==> flow/design.v <==
module div (
    input wire clk,
    input wire rst_n,
    input wire [32-1:0] dividend_i,     
    input wire [32-1:0] divisor_i,      
    input wire                       start_i,        
    input wire                       ctrl_ready_i,   
    input wire [                3:0] op_i,           
    output reg [32-1:0] result_o,   
    output reg busy_o,   
    output reg valid_o   
);
    typedef enum logic [3:0] {
        STATE_IDLE  = 4'b0001,
        STATE_START = 4'b0010,
        STATE_CALC  = 4'b0100,
        STATE_END   = 4'b1000
    } state_t;
    state_t state;
    reg [32-1:0] dividend_r;
    reg [32-1:0] divisor_r;
    reg [3:0] op_r;
    reg [31:0] count;
    reg [32-1:0] div_result;
    reg [32-1:0] div_remain;
    reg [32-1:0] minuend;
    reg invert_result;
    wire op_div = op_r[0];
    wire op_divu = op_r[1];
    wire op_rem = op_r[2];
    wire op_remu = op_r[3];
    wire [31:0] dividend_invert = (-dividend_r);
    wire [31:0] divisor_invert = (-divisor_r);
    wire minuend_ge_divisor = minuend >= divisor_r;
    wire [31:0] minuend_sub_res = minuend - divisor_r;
    wire [31:0] div_result_tmp = minuend_ge_divisor ? ({div_result[30:0], 1'b1}) : ({div_result[30:0], 1'b0});
    wire [31:0] minuend_tmp = minuend_ge_divisor ? minuend_sub_res[30:0] : minuend[30:0];
    wire [31:0] dividend_abs = dividend_r[31] ? -dividend_r : dividend_r;
    wire [31:0] divisor_abs = divisor_r[31] ? -divisor_r : divisor_r;
    always @(posedge clk) begin
        if (!rst_n) begin
            state         <= STATE_IDLE;
            result_o      <= 32'h0;
            div_result    <= 32'h0;
            div_remain    <= 32'h0;
            op_r          <= 4'h0;
            dividend_r    <= 32'h0;
            divisor_r     <= 32'h0;
            minuend       <= 32'h0;
            invert_result <= 1'b0;
            busy_o        <= 1'b0;
            valid_o       <= 1'b0;
            count         <= 32'h0;
        end else begin
            case (state)
                STATE_IDLE: begin
                    if (ctrl_ready_i) begin
                        valid_o <= 1'b0;
                        if (start_i == 1'b1) begin
                            op_r       <= op_i;
                            dividend_r <= dividend_i;
                            divisor_r  <= divisor_i;
                            state      <= STATE_START;
                            busy_o     <= 1'b1;
                        end else begin
                            op_r       <= 3'h0;
                            dividend_r <= 32'h0;
                            divisor_r  <= 32'h0;
                            result_o   <= 32'h0;
                            busy_o     <= 1'b0;
                        end
                    end
                end
                STATE_START: begin
                    valid_o <= 1'b0;
                    if (divisor_r == 32'h0) begin
                        if (op_div | op_divu) begin
                            result_o <= 32'hffffffff;
                        end else begin
                            result_o <= dividend_r;
                        end
                        state   <= STATE_IDLE;
                        busy_o  <= 1'b0;
                        valid_o <= 1'b1;
                    end else if (
                        (op_div | op_rem) ? (dividend_abs < divisor_abs) : (dividend_r < divisor_r)
                    ) begin
                        if (op_div) begin
                            result_o <= 32'b0;
                        end else if (op_rem) begin
                            result_o <= dividend_r;
                        end else if (op_divu) begin
                            result_o <= 32'b0;
                        end else if (op_remu) begin
                            result_o <= dividend_r;
                        end
                        state   <= STATE_IDLE;
                        busy_o  <= 1'b0;
                        valid_o <= 1'b1;
                    end else begin
                        busy_o     <= 1'b1;
                        count      <= 32'h40000000;
                        state      <= STATE_CALC;
                        div_result <= 32'h0;
                        div_remain <= 32'h0;
                        if (op_div | op_rem) begin
                            if (dividend_r[31] == 1'b1) begin
                                dividend_r <= dividend_invert;
                                minuend    <= dividend_invert[31];
                            end else begin
                                minuend <= dividend_r[31];
                            end
                            if (divisor_r[31] == 1'b1) begin
                                divisor_r <= divisor_invert;
                            end
                        end else begin
                            minuend <= dividend_r[31];
                        end
                        if ((op_div && (dividend_r[31] ^ divisor_r[31] == 1'b1))
                            || (op_rem && (dividend_r[31] == 1'b1))) begin
                            invert_result <= 1'b1;
                        end else begin
                            invert_result <= 1'b0;
                        end
                    end
                end
                STATE_CALC: begin
                    busy_o     <= 1'b1;
                    dividend_r <= {dividend_r[30:0], 1'b0};
                    div_result <= div_result_tmp;
                    count      <= {1'b0, count[31:1]};
                    if (|count) begin
                        minuend <= {minuend_tmp[30:0], dividend_r[30]};
                    end else begin
                        state <= STATE_END;
                        if (minuend_ge_divisor) begin
                            div_remain <= minuend_sub_res;
                        end else begin
                            div_remain <= minuend;
                        end
                    end
                end
                STATE_END: begin
                    state   <= STATE_IDLE;
                    busy_o  <= 1'b0;
                    valid_o <= 1'b1;
                    if (op_div | op_divu) begin
                        if (invert_result) begin
                            result_o <= (-div_result);
                        end else begin
                            result_o <= div_result;
                        end
                    end else begin
                        if (invert_result) begin
                            result_o <= (-div_remain);
                        end else begin
                            result_o <= div_remain;
                        end
                    end
                end
            endcase
        end
    end
endmodule
### From RTL to reports: div

The steps from the RTL of div to its reports follow in flow order.
Lines are those of the file above, counted from 1.
Operators: Yosys type, input widths -> output width; for muxes data width and select width s.
Cell names lack the library's common part.
The mark n/a stands for no value.

* design top: div
* clock input: clk
* cell library: sky130hd
* library corner: tt_025C_1v80

### Word-level counts

Source: Yosys, flattened and elaborated, memories not mapped. Widths are those after wreduce. Registers that Yosys merges into a memory's read port (data or address) are not register bits. Print and check cells do not count. Equal cells are merged and count once.

* register bits after elaboration: 235
* input bits: 72
* output and inout port bits: 34

* add/sub/neg operators: 5
* magnitude comparators: 3
* equal/unequal tests: 14
* muxes and demuxes: 62
* bitwise operators: 5
* reductions and logical operators: 21

Operators by type and width (count)
* $mux 32: 33
* $pmux 32 s2: 5
* $pmux 32 s3: 2
* $neg 32->32: 4
* $lt 32x32->1: 2
* $sub 32x32->32: 1
* $ge 32x32->1: 1
* $logic_not 32->1: 1
* $reduce_or 32->1: 1
* $mux 31: 1
* $ne 2x2->1 const B: 8
* $pmux 4 s4: 1
* $mux 4: 4
* $reduce_and 5->1: 3
* $reduce_and 4->1: 3
* $mux 1: 12
* $reduce_and 2->1: 3
* $reduce_and 3->1: 2
* $reduce_bool 3->1: 2
* $ne 6x6->1 const B: 1
* $mux 3: 2
* $reduce_bool 2->1: 2
* $eq 4x1->1 const B: 1
* $eq 4x2->1 const B: 1
* $eq 4x3->1 const B: 1
* $eq 4x4->1 const B: 1
* $reduce_bool 4->1: 1
* $pmux 1 s4: 1

Not listed: further kinds 7, cells in them 10.

### Longest topological paths

Depth = most cells in a row (Yosys ltp): at word level without a register or memory, in the mapped netlist without a sequential cell, where the memories' decode and read muxes count.

* word-level depth: 7
* ABC_AREA: 1
* depth in mapped cells: 25
* gate-level depth less buffers: 24

### After synthesis

Yosys stat after the flow's synthesis: flattened, memories mapped to cells. It holds for the ABC_AREA given above (unset counts as 0); a run with the other value may have another netlist.

Cell types
* dfxtp_1: count 234, total area 4.68E+03 um^2
* nand2_1: count 856, total area 3.21E+03 um^2
* nor2_1: count 507, total area 1.9E+03 um^2
* nand3_1: count 312, total area 1.56E+03 um^2
* inv_1: count 343, total area 1.29E+03 um^2
* ha_1: count 98, total area 1.23E+03 um^2
* a21oi_1: count 210, total area 1.05E+03 um^2
* o21ai_0: count 177, total area 885.85 um^2
* xor2_1: count 57, total area 499.229 um^2
* nand4_1: count 74, total area 462.944 um^2
* clkbuf_1: count 74, total area 277.766 um^2
* nor3_1: count 49, total area 245.235 um^2
* buf_2: count 45, total area 225.216 um^2
* buf_6: count 16, total area 180.173 um^2
* o31ai_1: count 14, total area 105.101 um^2
* xnor2_1: count 12, total area 105.101 um^2
* o311ai_0: count 11, total area 96.342 um^2
* a22oi_1: count 12, total area 90.086 um^2

Not listed: further types 40, cells in them 156.

* standard cells after synthesis: 3257
* mapped area: 19227.2 um^2
* flip-flops: 234
* buffer cells: 158

### Path before layout

Path of least setup slack by OpenSTA after synthesis, without wires, with an ideal clock, recovery checks aside; 20% of the period is set as input and as output delay. Where synthesis merged equal registers, the netlist keeps one of their names.

* kind: register -> register
* start: register divisor_r[1]
* end: register minuend[1]
* clock period: 8000 ps
* setup time: 115 ps
* arrival: 3003 ps
* required time: 7885 ps
* path slack: 4882 ps
* delay of the path: 3118 ps
* stages on the path: 25
* path buffers: 2
* synthesis period reached: 3118 ps

"delay of the path" = arrival - input delay + setup time.
"stages on the path": output pins that drive a net of the path, with the launching flip-flop's if there is one; two outputs of one cell count as two.
"synthesis period reached" = period - worst setup slack (recovery checks aside). The figure is calculated, with input and output delays left at 20% of the set period.
Between the ends stands the longest chain of elaborated cells between them, by number of cells; it is not shown to be the way that was timed. Of several equally long chains one is given.
A line is the first line of the expression or statement that the cell stems from. Yosys adds cells for indexed reads and writes and turns some case tables into memories.
A register here has more assigning lines than the two given.

* path through: dfxtp_1 inv_1 ha_1 nand3_2 nor2_2 nand3_1 nand2_2 o21ai_0 or2_2 nand2_1 inv_1 ha_1 nand2_1 nor2_1 nand2_1 a21oi_1 nor2_1 nand2_1 nand3_4 nand2_4 buf_6 buf_4 nand3_1 nand2_1 nor2_1
* length of the longest elaborated chain: 7
* elaborated cells between the ends (all ways): 15
* those cells by class: 1 x add/sub; 3 x compare; 2 x eq/ne; 7 x mux; 2 x reduce/logical

Ends and longest elaborated chain, after synthesis
* start, declared: RTL line 21 `reg [32-1:0] divisor_r;`
* start, assigned: RTL line 62 `divisor_r  <= divisor_i;`
* start, assigned: RTL line 114 `divisor_r <= divisor_invert;`
* $neg 32->32: RTL line 39 `wire [31:0] divisor_abs = divisor_r[31] ? -divisor_r : divisor_r;`
* $mux 32: RTL line 39
* $lt 32x32->1: RTL line 86 `(op_div | op_rem) ? (dividend_abs < divisor_abs) : (dividend_r < divisor_r)`
* $mux 1: RTL line 86
* $mux 32: RTL line 85 `end else if (`
* $mux 32: RTL line 76 `if (divisor_r == 32'h0) begin`
* $pmux 32 s2: RTL line 55 `case (state)`
* end, assigned: RTL line 109 `minuend    <= dividend_invert[31];`
* end, assigned: RTL line 111 `minuend <= dividend_r[31];`
* end, declared: RTL line 26 `reg [32-1:0] minuend;`

### Timing after layout

Path of least setup slack in the final report of run 1 (OpenROAD, finished layout, wires in). Where an end is a register, its clock arrival counts in the times.
The report prints the path's times to 10 ps; the period is as set.

* kind: register -> register
* start: register dividend_r[31]
* end: register count[18]
* clock period: 8000 ps
* setup time: 130 ps
* arrival: 6150 ps
* required time: 8400 ps
* path slack: 2250 ps
* stages on the path: 16
* path buffers: 0

Between the ends stands the longest chain of elaborated cells between them, by number of cells; it is not shown to be the way that was timed. Of several equally long chains one is given.
A register here has more assigning lines than the two given.

* path through: dfxtp_1 clkinv_1 o21ai_0 xor2_1 ha_1 nand2_1 inv_1 nand4_1 a21oi_1 nor2_1 nand2_1 nand3_4 nand2_4 clkinv_2 nand2_1 a21oi_1
* length of the longest elaborated chain: 7
* elaborated cells between the ends (all ways): 10
* those cells by class: 1 x add/sub; 2 x compare; 1 x eq/ne; 5 x mux; 1 x reduce/logical

Ends and longest elaborated chain, post-layout
* start, declared: RTL line 20 `reg [32-1:0] dividend_r;`
* start, assigned: RTL line 61 `dividend_r <= dividend_i;`
* start, assigned: RTL line 108 `dividend_r <= dividend_invert;`
* $neg 32->32: RTL line 38 `wire [31:0] dividend_abs = dividend_r[31] ? -dividend_r : dividend_r;`
* $mux 32: RTL line 38
* $lt 32x32->1: RTL line 86 `(op_div | op_rem) ? (dividend_abs < divisor_abs) : (dividend_r < divisor_r)`
* $mux 1: RTL line 86
* $mux 32: RTL line 85 `end else if (`
* $mux 32: RTL line 76 `if (divisor_r == 32'h0) begin`
* $pmux 32 s2: RTL line 55 `case (state)`
* end, assigned: RTL line 53 `count         <= 32'h0;`
* end, assigned: RTL line 131 `count      <= {1'b0, count[31:1]};`
* end, declared: RTL line 23 `reg [31:0] count;`

Subject: div on sky130hd, stored results

Hello all,

Measured data: module div, platform sky130hd, 2 stored runs of the flow under differing settings, order arbitrary. Input and output delays are each 20% of the period that was set; the output load is 0.01 pF.
By "reached clock period" is meant the clock period of the run minus its worst setup slack. This is arithmetic on one report: input and output delays are still those of the set period (20% each).
"time on the worst setup path" means the part of the period allowed to the worst setup path (the constraints hold back 20% at inputs and 20% at outputs) less its slack; where the path has registers, the arrival times of their clocks count too.
"total power of the final layout" rests on the timing tool's default activity at the inputs, not on a simulated workload.
"time on the worst setup path" is given in steps of 10 ps.

### Run 1

==> flow/run.sh <==
#!/bin/bash
# the make line also repeats the synthesis and layout settings of config.mk as NAME=value (left out here)
make -C /OpenROAD-flow-scripts/flow DESIGN_CONFIG=/design/flow/config.mk WORK_HOME=/design/flow/orfs CLKGATE_MAP_FILE= finish
==> flow/config.mk <==
export PLATFORM = sky130hd
export DESIGN_NAME = div
export DESIGN_NICKNAME = div
export VERILOG_FILES = /design/flow/design.v
export SDC_FILE = /design/flow/constraint.sdc
export NUM_CORES = 4
export LEC_CHECK = 0
export ABC_AREA = 1
export CAP_MARGIN = 20
export CELL_PAD_IN_SITES_DETAIL_PLACEMENT = 1
export CELL_PAD_IN_SITES_GLOBAL_PLACEMENT = 1
export CORE_MARGIN = 7
export CORE_UTILIZATION = 40
export CTS_CLUSTER_DIAMETER = 152
export CTS_CLUSTER_SIZE = 61
export MAX_ROUTING_LAYER = met4
export SETUP_SLACK_MARGIN = 0.8
export SLEW_MARGIN = 20
export TNS_END_PERCENT = 75
==> flow/constraint.sdc <==
create_clock -name core_clock -period 8.0 [get_ports {clk}]
set_input_delay 1.6000 -clock core_clock [delete_from_list [all_inputs] [get_ports {clk}]]
set_output_delay 1.6000 -clock core_clock [all_outputs]
set_load 0.01 [all_outputs]

Results of run 1:
- Sum of negative setup slack: 0 ps
- Synthesis area: 19227.2 um^2
- Reached clock period: 5750 ps
- Utilization after layout: 43.8%
- Total power of the final layout: 0.004443 W
- Standard-cell area after routing: 20810.0 um^2
- Time on the worst setup path: 5750 ps
- Worst setup path kind: register -> register
- Die footprint: 54403.2 um^2
- Worst slack on setup checks: 2250 ps

### Run 2

==> flow/run.sh <==
#!/bin/bash
# the make line also repeats the synthesis and layout settings of config.mk as NAME=value (left out here)
make -C /OpenROAD-flow-scripts/flow DESIGN_CONFIG=/design/flow/config.mk WORK_HOME=/design/flow/orfs CLKGATE_MAP_FILE= finish
==> flow/config.mk <==
export PLATFORM = sky130hd
export DESIGN_NAME = div
export DESIGN_NICKNAME = div
export VERILOG_FILES = /design/flow/design.v
export SDC_FILE = /design/flow/constraint.sdc
export NUM_CORES = 4
export LEC_CHECK = 0
export CAP_MARGIN = 20
export CELL_PAD_IN_SITES_DETAIL_PLACEMENT = 1
export CELL_PAD_IN_SITES_GLOBAL_PLACEMENT = 0
export CORE_ASPECT_RATIO = 1.43
export CORE_MARGIN = 4
export CORE_UTILIZATION = 22
export CTS_CLUSTER_DIAMETER = 93
export GPL_ROUTABILITY_DRIVEN = 1
export MAX_ROUTING_LAYER = met5
export PLACE_DENSITY_LB_ADDON = 0.09
export SLEW_MARGIN = 30
export TNS_END_PERCENT = 95
==> flow/constraint.sdc <==
create_clock -name core_clock -period 5.34 [get_ports {clk}]
set_input_delay 1.0680 -clock core_clock [delete_from_list [all_inputs] [get_ports {clk}]]
set_output_delay 1.0680 -clock core_clock [all_outputs]
set_load 0.01 [all_outputs]

Results of run 2:
- Sum of negative setup slack: 0 ps
- Synthesis area: 15748.9 um^2
- Reached clock period: 5274 ps
- Utilization after layout: 28.7%
- Total power of the final layout: 0.005877 W
- Standard-cell area after routing: 20428.3 um^2
- Time on the worst setup path: 5270 ps
- Worst setup path kind: register -> register
- Die footprint: 75999.1 um^2
- Worst slack on setup checks: 66 ps

Thanks
